==> flow/design.v <==
`timescale 1ns / 1ps
module SHA256(
clk,
rst_n,
valid_in,
valid_out,
message,
Hash_result);
input clk, rst_n, valid_in;
input [439:0] message;
output reg valid_out;
output reg [255:0] Hash_result;
reg [1:0] next_state,state;
reg [6:0] count;
reg [31:0] a_temp, b_temp, c_temp, d_temp, e_temp, f_temp, g_temp, h_temp;
reg [31:0] k;
reg [511:0] chunk;
reg [31:0] mreg_0, mreg_1, mreg_2, mreg_3, mreg_4, mreg_5, mreg_6, mreg_7, mreg_8, mreg_9, mreg_10, mreg_11, mreg_12, mreg_13, mreg_14, mreg_15;
wire [31:0] sigma_0, sigma_1, cap_sigma_0, cap_sigma_1, maj, ch;
parameter H0 = 32'h6a09e667;
parameter H1 = 32'hbb67ae85;
parameter H2 = 32'h3c6ef372;
parameter H3 = 32'ha54ff53a;
parameter H5 = 32'h9b05688c;
parameter H4 = 32'h510e527f;
parameter H6 = 32'h1f83d9ab;
parameter H7 = 32'h5be0cd19;
parameter K0 = 32'h428a2f98;
parameter K1 = 32'h71374491;
parameter K2 = 32'hb5c0fbcf;
parameter K3 = 32'he9b5dba5;
parameter K4 = 32'h3956c25b;
parameter K5 = 32'h59f111f1;
parameter K6 = 32'h923f82a4;
parameter K7 = 32'hab1c5ed5;
parameter K8 = 32'hd807aa98;
parameter K9 = 32'h12835b01;
parameter K10 = 32'h243185be;
parameter K11 = 32'h550c7dc3;
parameter K12 = 32'h72be5d74;
parameter K13 = 32'h80deb1fe;
parameter K14 = 32'h9bdc06a7;
parameter K15 = 32'hc19bf174;
parameter K16 = 32'he49b69c1;
parameter K17 = 32'hefbe4786;
parameter K18 = 32'h0fc19dc6;
parameter K19 = 32'h240ca1cc;
parameter K20 = 32'h2de92c6f;
parameter K21 = 32'h4a7484aa;
parameter K22 = 32'h5cb0a9dc;
parameter K23 = 32'h76f988da;
parameter K24 = 32'h983e5152;
parameter K25 = 32'ha831c66d;
parameter K26 = 32'hb00327c8;
parameter K27 = 32'hbf597fc7;
parameter K28 = 32'hc6e00bf3;
parameter K29 = 32'hd5a79147;
parameter K30 = 32'h06ca6351;
parameter K31 = 32'h14292967;
parameter K32 = 32'h27b70a85;
parameter K33 = 32'h2e1b2138;
parameter K34 = 32'h4d2c6dfc;
parameter K35 = 32'h53380d13;
parameter K36 = 32'h650a7354;
parameter K37 = 32'h766a0abb;
parameter K38 = 32'h81c2c92e;
parameter K39 = 32'h92722c85;
parameter K40 = 32'ha2bfe8a1;
parameter K41 = 32'ha81a664b;
parameter K42 = 32'hc24b8b70;
parameter K43 = 32'hc76c51a3;
parameter K44 = 32'hd192e819;
parameter K45 = 32'hd6990624;
parameter K46 = 32'hf40e3585;
parameter K47 = 32'h106aa070;
parameter K48 = 32'h19a4c116;
parameter K49 = 32'h1e376c08;
parameter K50 = 32'h2748774c;
parameter K51 = 32'h34b0bcb5;
parameter K52 = 32'h391c0cb3;
parameter K53 = 32'h4ed8aa4a;
parameter K54 = 32'h5b9cca4f;
parameter K55 = 32'h682e6ff3;
parameter K56 = 32'h748f82ee;
parameter K57 = 32'h78a5636f;
parameter K58 = 32'h84c87814;
parameter K59 = 32'h8cc70208;
parameter K60 = 32'h90befffa;
parameter K61 = 32'ha4506ceb;
parameter K62 = 32'hbef9a3f7;
parameter K63 = 32'hc67178f2;
parameter PADDING = 'd0;
parameter COMPUTE = 'd1;
parameter IDLE = 'd2;
always@(next_state)begin   
	case(next_state)
		IDLE:  state = IDLE;
		COMPUTE:  state = COMPUTE;
		default:  state = IDLE;
	endcase
end
always@(posedge clk or negedge rst_n)begin
	if(!rst_n)begin
		next_state <= IDLE;
	end
	else begin
		if(next_state == IDLE && valid_in)begin
			next_state <= COMPUTE;
		end
      	else if(next_state == COMPUTE && count == 'd64)begin
			next_state <= IDLE;
		end
		else begin
			next_state <= next_state;
		end
	end
end
assign sigma_0 = ({a_temp[1:0], a_temp[31:2]}) ^ ({a_temp[12:0], a_temp[31:13]}) ^ ({a_temp[21:0], a_temp[31:22]});
assign sigma_1 = ({e_temp[5:0], e_temp[31:6]}) ^ ({e_temp[10:0], e_temp[31:11]}) ^ ({e_temp[24:0], e_temp[31:25]});
assign maj = (a_temp & b_temp) ^ (a_temp & c_temp) ^ (b_temp & c_temp);
assign ch = (e_temp & f_temp) ^ (~e_temp & g_temp);
assign cap_sigma_0 = {mreg_1[6:0], mreg_1[31:7]} ^ {mreg_1[17:0], mreg_1[31:18]} ^ (mreg_1[31:0] >> 2'b11) ;
  assign cap_sigma_1 = {mreg_14[16:0], mreg_14[31:17]} ^ {mreg_14[18:0], mreg_14[31:19]} ^ (mreg_14[31:0] >> 4'b1010);
always@(posedge clk or negedge rst_n)begin		 
	if(!rst_n)begin
		count <= 'd0;
	end
	else begin
		if(state == COMPUTE)begin
			count <= count + 'd1;
		end
		else begin
			count <= 0;
		end
	end
end
always@(posedge clk or negedge rst_n)begin		 
	if(!rst_n)begin
		chunk <= 'd0;
	end
	else begin
		if(state == IDLE && valid_in)begin
          chunk <= {message[408:0], {8'b10000000}, {55'b0,9'b110111000}, {32'b0}};
		end
		else if(state == IDLE)begin
			chunk <= chunk;
		end
		else begin
			chunk <= chunk << 'd32;
		end
	end
end
always@(posedge clk or negedge rst_n)begin		 
	if(!rst_n)begin
		a_temp <= 'd0;
		b_temp <= 'd0;
		c_temp <= 'd0;
		d_temp <= 'd0;
		e_temp <= 'd0;
		f_temp <= 'd0;
		g_temp <= 'd0;
		h_temp <= 'd0;
	end
	else begin
		if(state == IDLE)begin
			a_temp <= H0;
			b_temp <= H1;
			c_temp <= H2;
			d_temp <= H3;
			e_temp <= H4;
			f_temp <= H5;
			g_temp <= H6;
			h_temp <= H7;
		end
		else if(state == COMPUTE)begin
			a_temp <= h_temp + sigma_1 + ch + k + mreg_15 + sigma_0 + maj; 	 
			b_temp <= a_temp;
			c_temp <= b_temp;
			d_temp <= c_temp;
			e_temp <= d_temp + h_temp + sigma_1 + ch + k + mreg_15;		 
			f_temp <= e_temp;
			g_temp <= f_temp;
			h_temp <= g_temp;
		end
		else begin
			a_temp <= a_temp;
			b_temp <= b_temp;
			c_temp <= c_temp;
			d_temp <= d_temp;
			e_temp <= e_temp;
			f_temp <= f_temp;
			g_temp <= g_temp;
			h_temp <= h_temp;
		end
	end
end
always@(*)begin		 
	case(count)
		0: k = K0;
		1: k = K1;
		2: k = K2;
		3: k = K3;
		4: k = K4;
		5: k = K5;
		6: k = K6;
		7: k = K7;
		8: k = K8;
		9: k = K9;
		10: k = K10;
		11: k = K11;
		12: k = K12;
		13: k = K13;
		14: k = K14;
		15: k = K15;
		16: k = K16;
		17: k = K17;
		18: k = K18;
		19: k = K19;
		20: k = K20;
		21: k = K21;
		22: k = K22;
		23: k = K23;
		24: k = K24;
		25: k = K25;
		26: k = K26;
		27: k = K27;
		28: k = K28;
		29: k = K29;
		30: k = K30;
		31: k = K31;
		32: k = K32;
		33: k = K33;
		34: k = K34;
		35: k = K35;
		36: k = K36;
		37: k = K37;
		38: k = K38;
		39: k = K39;
		40: k = K40;
		41: k = K41;
		42: k = K42;
		43: k = K43;
		44: k = K44;
		45: k = K45;
		46: k = K46;
		47: k = K47;
		48: k = K48;
		49: k = K49;
		50: k = K50;
		51: k = K51;
		52: k = K52;
		53: k = K53;
		54: k = K54;
		55: k = K55;
		56: k = K56;
		57: k = K57;
		58: k = K58;
		59: k = K59;
		60: k = K60;
		61: k = K61;
		62: k = K62;
		63: k = K63;
		default: k = 32'd0;
	endcase
end
always@(posedge clk or negedge rst_n)begin		 
	if(!rst_n)begin
      	valid_out <= 'd0;
		Hash_result <= 'd0;
	end
	else begin
      if(state == COMPUTE && count == 'd64)begin
          	valid_out <= 'd1;
			Hash_result <= {H0 + a_temp, H1 + b_temp, H2 + c_temp, H3 + d_temp, H4 + e_temp, H5 + f_temp, H6 + g_temp, H7 + h_temp};
        end
      	else begin
          	valid_out <= 'd0;
			Hash_result <= 'd0;
        end
	end
end
always@(posedge clk or negedge rst_n)begin		 
	if(!rst_n)begin
		mreg_15 <= 'd0;
		mreg_14 <= 'd0;
		mreg_13 <= 'd0;
		mreg_12 <= 'd0;
		mreg_11 <= 'd0;
		mreg_10 <= 'd0;
		mreg_9 <= 'd0;
		mreg_8 <= 'd0;
		mreg_7 <= 'd0;
		mreg_6 <= 'd0;
		mreg_5 <= 'd0;
		mreg_4 <= 'd0;
		mreg_3 <= 'd0;
		mreg_2 <= 'd0;
		mreg_1 <= 'd0;
		mreg_0 <= 'd0;
	end
	else begin
      if(state== IDLE  && valid_in)begin
        mreg_15 <= message[439:408];
			mreg_14 <= mreg_15;
			mreg_13 <= mreg_14;
			mreg_12 <= mreg_13;
			mreg_11 <= mreg_12;
			mreg_10 <= mreg_11;
			mreg_9 <= mreg_10;
			mreg_8 <= mreg_9;
			mreg_7 <= mreg_8;
			mreg_6 <= mreg_7;
			mreg_5 <= mreg_6;
			mreg_4 <= mreg_5;
			mreg_3 <= mreg_4;
			mreg_2 <= mreg_3;
			mreg_1 <= mreg_2;
			mreg_0 <= mreg_1;
		end
      else if((count < 15 && state == COMPUTE))begin
			mreg_15 <= chunk[511:480];
			mreg_14 <= mreg_15;
			mreg_13 <= mreg_14;
			mreg_12 <= mreg_13;
			mreg_11 <= mreg_12;
			mreg_10 <= mreg_11;
			mreg_9 <= mreg_10;
			mreg_8 <= mreg_9;
			mreg_7 <= mreg_8;
			mreg_6 <= mreg_7;
			mreg_5 <= mreg_6;
			mreg_4 <= mreg_5;
			mreg_3 <= mreg_4;
			mreg_2 <= mreg_3;
			mreg_1 <= mreg_2;
			mreg_0 <= mreg_1;
		end
      else if(count >= 15 && state == COMPUTE)begin
			mreg_15 <= (mreg_0 + cap_sigma_0 + mreg_9 + cap_sigma_1);
			mreg_14 <= mreg_15;
			mreg_13 <= mreg_14;
			mreg_12 <= mreg_13;
			mreg_11 <= mreg_12;
			mreg_10 <= mreg_11;
			mreg_9 <= mreg_10;
			mreg_8 <= mreg_9;
			mreg_7 <= mreg_8;
			mreg_6 <= mreg_7;
			mreg_5 <= mreg_6;
			mreg_4 <= mreg_5;
			mreg_3 <= mreg_4;
			mreg_2 <= mreg_3;
			mreg_1 <= mreg_2;
			mreg_0 <= mreg_1;
		end
		else begin
			mreg_15 <= mreg_15;
			mreg_14 <= mreg_14;
			mreg_13 <= mreg_13;
			mreg_12 <= mreg_12;
			mreg_11 <= mreg_11;
			mreg_10 <= mreg_10;
			mreg_9 <= mreg_9;
			mreg_8 <= mreg_8;
			mreg_7 <= mreg_7;
			mreg_6 <= mreg_6;
			mreg_5 <= mreg_5;
			mreg_4 <= mreg_4;
			mreg_3 <= mreg_3;
			mreg_2 <= mreg_2;
			mreg_1 <= mreg_1;
			mreg_0 <= mreg_0;
		end
	end
end
endmodule
* Reports on SHA256
Tool output for the design above, in the order of the flow. Line numbers count from 1 in the design file above. Operators: Yosys type, input widths -> output width; for muxes data width and select width s. Cell names lack the library's common part. A cell with -- has no value.
Inputs: top module SHA256, clock input clk, library sky130hd, timing corner tt_025C_1v80

* Word-level counts
Counts by Yosys on the flattened word-level netlist (proc, flatten, opt, wreduce; memories kept). Register bits leave out memories and registers merged into their read ports (data or address). Print and check cells are left out. Cells with the same type and inputs are merged into one. Yosys's memory passes give these memory sizes; they may raise the number of words (mostly to a power of two), join words into wider ones and drop unused or constant bits.
Cells by class: order comparisons 2, eq/ne operators 6, add/subtract/negate cells 23, mux-type cells 73, reductions and logical operators 9, bitwise operators 17
Operators by type and width (number):
- $mux 32 | 65
- $mux 512 | 2
- $add 32x32->32 | 14
- $xor 32x32->32 | 9
- $mux 256 | 1
- $and 32x32->32 | 5
- $add 31x32->32 const A | 3
- $add 32x32->32 const A | 3
- $add 29x32->32 const A | 1
- $add 30x32->32 const A | 1
- $xor 32x22->32 | 1
- $xor 32x29->32 | 1
- $not 32->32 | 1
- $add 7x1->7 const B | 1
- $ge 7x4->1 const B | 1
- $lt 7x4->1 const B | 1
- $eq 7x7->1 const B | 1
- $mux 7 | 1
- $logic_and 1x1->1 | 6
- $mux 2 | 3
- $eq 2x1->1 const B | 2
- $eq 2x2->1 const B | 2
- $reduce_bool 2->1 | 2
- $reduce_bool 3->1 | 1
- $ne 2x1->1 const B | 1
- $mux 1 | 1
Storage and ports: bits in registers 1546, word-level cells 160, output and inout bits 257, memories kept 1, ROM bits 2048
Memory list:
- (no name shown) | depth 64, bits a word 32, rd ports 1, wr ports 0, RTL line 198 | case(count)

* Longest topological paths
Longest topological path by Yosys (ltp), each cell counted once; first at word level (registers and memories cut), then after technology mapping (sequential cells cut; the memories' decode and read muxes count).
Depth: depth in word-level cells 10, ABC_AREA 0, depth in mapped cells 29

* Netlist
Yosys stat after the flow's synthesis: flattened, memories mapped to cells. It holds for the ABC_AREA given above (unset counts as 0); a run with the other value may have another netlist. Totals and module areas in this step are rounded.
Cell types:
- dfrtp_1 | number 1445, total area 3.62E+04 µm²
- nand2_1 | number 1847, total area 6.93E+03 µm²
- fa_1 | number 337, total area 6746.47 µm²
- mux2i_1 | number 453, total area 4.53E+03 µm²
- o21ai_0 | number 667, total area 3.34E+03 µm²
- xnor2_1 | number 338, total area 2.96E+03 µm²
- inv_1 | number 595, total area 2.23E+03 µm²
- clkbuf_1 | number 437, total area 1.64E+03 µm²
- ha_1 | number 124, total area 1.55E+03 µm²
- nor2_1 | number 395, total area 1.48E+03 µm²
- xor2_1 | number 161, total area 1.41E+03 µm²
- a21oi_1 | number 212, total area 1.06E+03 µm²
- nand2b_1 | number 131, total area 819.536 µm²
- and2_1 | number 111, total area 694.416 µm²
- a21o_1 | number 54, total area 405.389 µm²
- nand3_1 | number 72, total area 360.346 µm²
- nor3_1 | number 62, total area 310.298 µm²
- o211ai_1 | number 39, total area 292.781 µm²
Other cell types: 57; their cells: 531.
Synthesis totals: chip area (Yosys) 76900 µm², buffers 492, flip-flops 1446, cells in the netlist 8011

* Path before layout
Path of least setup slack by OpenSTA after synthesis, without wires, with an ideal clock, recovery checks aside; 20% of the period is set as input and as output delay. Where synthesis merged equal registers, the netlist keeps one of their names.
Timing path after synthesis: path type register to register, from reg count[0], to reg a_temp, period 10000 ps, arrival 6633 ps, time at the first pin 0 ps, stages on the path 27, path slack 3231 ps, setup time 135 ps, buffers on the path 2, delay of the path 6768 ps, synthesis period reached 6769 ps
"delay of the path" is the arrival time less input delay plus setup time. "stages on the path": output pins that drive a net of the path, with the launching flip-flop's if there is one; two outputs of one cell count as two. "synthesis period reached" is the clock period less the worst setup slack; recovery checks do not enter. This is arithmetic on one report: input and output delays are still those of the set period (20% each). Where an end lacks its bit number, it is one bit of the signal, or one of the new flip-flops if synthesis recoded a state register. A register here has more assigning lines than the two given.
On the way, after synthesis: cell sequence dfrtp_1 -> clkbuf_1 -> clkinv_1 -> ha_1 -> clkbuf_1 -> nand2_1 -> nand3_1 -> o21ai_0 -> o211a_1 -> or4_1 -> fa_1 -> fa_1 -> inv_1 -> fa_1 -> inv_1 -> fa_1 -> inv_1 -> ha_1 -> a21o_1 -> a21o_1 -> a21oi_1 -> o31ai_1 -> a41oi_1 -> o211ai_1 -> a211o_1 -> a21oi_1 -> nand3b_1
Ends and longest elaborated chain, after synthesis:
- start: declaration | RTL line 14 | reg [6:0] count;
- start: assignment | RTL line 126 | count <= 'd0;
- start: assignment | RTL line 130 | count <= count + 'd1;
- end: assignment | RTL line 176 | a_temp <= h_temp + sigma_1 + ch + k + mreg_15 + sigma_0 + maj;
- end: assignment | RTL line 186 | a_temp <= a_temp;
- end: declaration | RTL line 15 | reg [31:0] a_temp, b_temp, c_temp, d_temp, e_temp, f_temp, g_temp, h_temp;
Chain of elaborated cells between the ends: none given.

* Path in the finished layout
From the final timing report of flow run A: the path of least setup slack in the routed layout; clock arrival at registers is part of the times. The path's times are printed in steps of 10 ps; the period is the one set.
Timing path post-layout: path type register to register, from reg count[0], to reg a_temp, setup time 160 ps, period 13200 ps, time at the first pin 880 ps, stages on the path 24, path slack 4680 ps, arrival 9190 ps, buffers on the path 2
Where an end lacks its bit number, it is one bit of the signal, or one of the new flip-flops if synthesis recoded a state register. A register here has more assigning lines than the two given.
On the way, post-layout: cell sequence dfrtp_1 -> buf_4 -> clkinv_1 -> ha_1 -> nor2_1 -> o21ai_0 -> a31o_2 -> o211ai_1 -> fa_1 -> fa_1 -> inv_1 -> fa_1 -> inv_1 -> fa_1 -> inv_1 -> ha_1 -> a2111oi_0 -> buf_4 -> a2111o_1 -> nand3_1 -> a31o_2 -> a21oi_1 -> xor2_1 -> nand2_1
Ends and longest elaborated chain, post-layout:
- start: declaration | RTL line 14 | reg [6:0] count;
- start: assignment | RTL line 126 | count <= 'd0;
- start: assignment | RTL line 130 | count <= count + 'd1;
- end: assignment | RTL line 176 | a_temp <= h_temp + sigma_1 + ch + k + mreg_15 + sigma_0 + maj;
- end: assignment | RTL line 186 | a_temp <= a_temp;
- end: declaration | RTL line 15 | reg [31:0] a_temp, b_temp, c_temp, d_temp, e_temp, f_temp, g_temp, h_temp;
Chain of elaborated cells between the ends: none given.

Wiki page: SHA256 / flow data

Top module SHA256; platform sky130hd; tools Yosys and OpenROAD; 3 stored runs in no particular order. Input and output delays are each 20% of the period that was set; the output load is 0.01 pF.
"period reached": clock period set for the run, less the worst setup slack. It is reckoned from that one timing run; input and output delays stay at 20% of the period that was set.
"worst setup path time" is the time allowed to the run's worst setup path (the clock period less input and output delay, where it has them) less its slack. Clock arrival times count: a late capture clock shortens it, a late launch clock lengthens it.
"worst setup path time" is known to 10 ps.
Results are given in rounded form.

* Flow run A | settings: CAP_MARGIN 15; CELL_PAD_IN_SITES_DETAIL_PLACEMENT 0; CORE_MARGIN 8; CORE_UTILIZATION 25; MIN_ROUTING_LAYER met1; PLACE_DENSITY_LB_ADDON 0.14; period_ns 13.2; SLEW_MARGIN 20 | results: standard-cell area after layout 94100 µm²; synthesized cell area 76900 µm²; setup slack of the worst path 4680 ps; worst hold slack 451 ps; post-route setup TNS 0 ps; worst setup path time 8520 ps; critical path type register to register; die outline area 326000 µm²; utilization in the final report 30.8 %; period reached 8523 ps
* Flow run B | settings: CAP_MARGIN 5; CELL_PAD_IN_SITES_DETAIL_PLACEMENT 1; CELL_PAD_IN_SITES_GLOBAL_PLACEMENT 2; CORE_ASPECT_RATIO 1.22; CORE_MARGIN 6; CORE_UTILIZATION 29; CTS_CLUSTER_DIAMETER 201; CTS_CLUSTER_SIZE 61; MAX_ROUTING_LAYER met4; MIN_ROUTING_LAYER met1; SLEW_MARGIN 40; TNS_END_PERCENT 75; period_ns 13.3 | results: standard-cell area after layout 89000 µm²; synthesized cell area 76900 µm²; setup slack of the worst path 4960 ps; worst hold slack 467 ps; post-route setup TNS 0 ps; worst setup path time 8340 ps; critical path type register to register; die outline area 278000 µm²; utilization in the final report 33.8 %; period reached 8342 ps
* Flow run C | settings: period_ns 10.0; CAP_MARGIN 20; CORE_MARGIN 2; CORE_UTILIZATION 40; SLEW_MARGIN 20 | results: standard-cell area after layout 91800 µm²; synthesized cell area 76900 µm²; setup slack of the worst path 1970 ps; worst hold slack 457 ps; post-route setup TNS 0 ps; worst setup path time 8030 ps; critical path type register to register; die outline area 196000 µm²; utilization in the final report 48.2 %; period reached 8035 ps
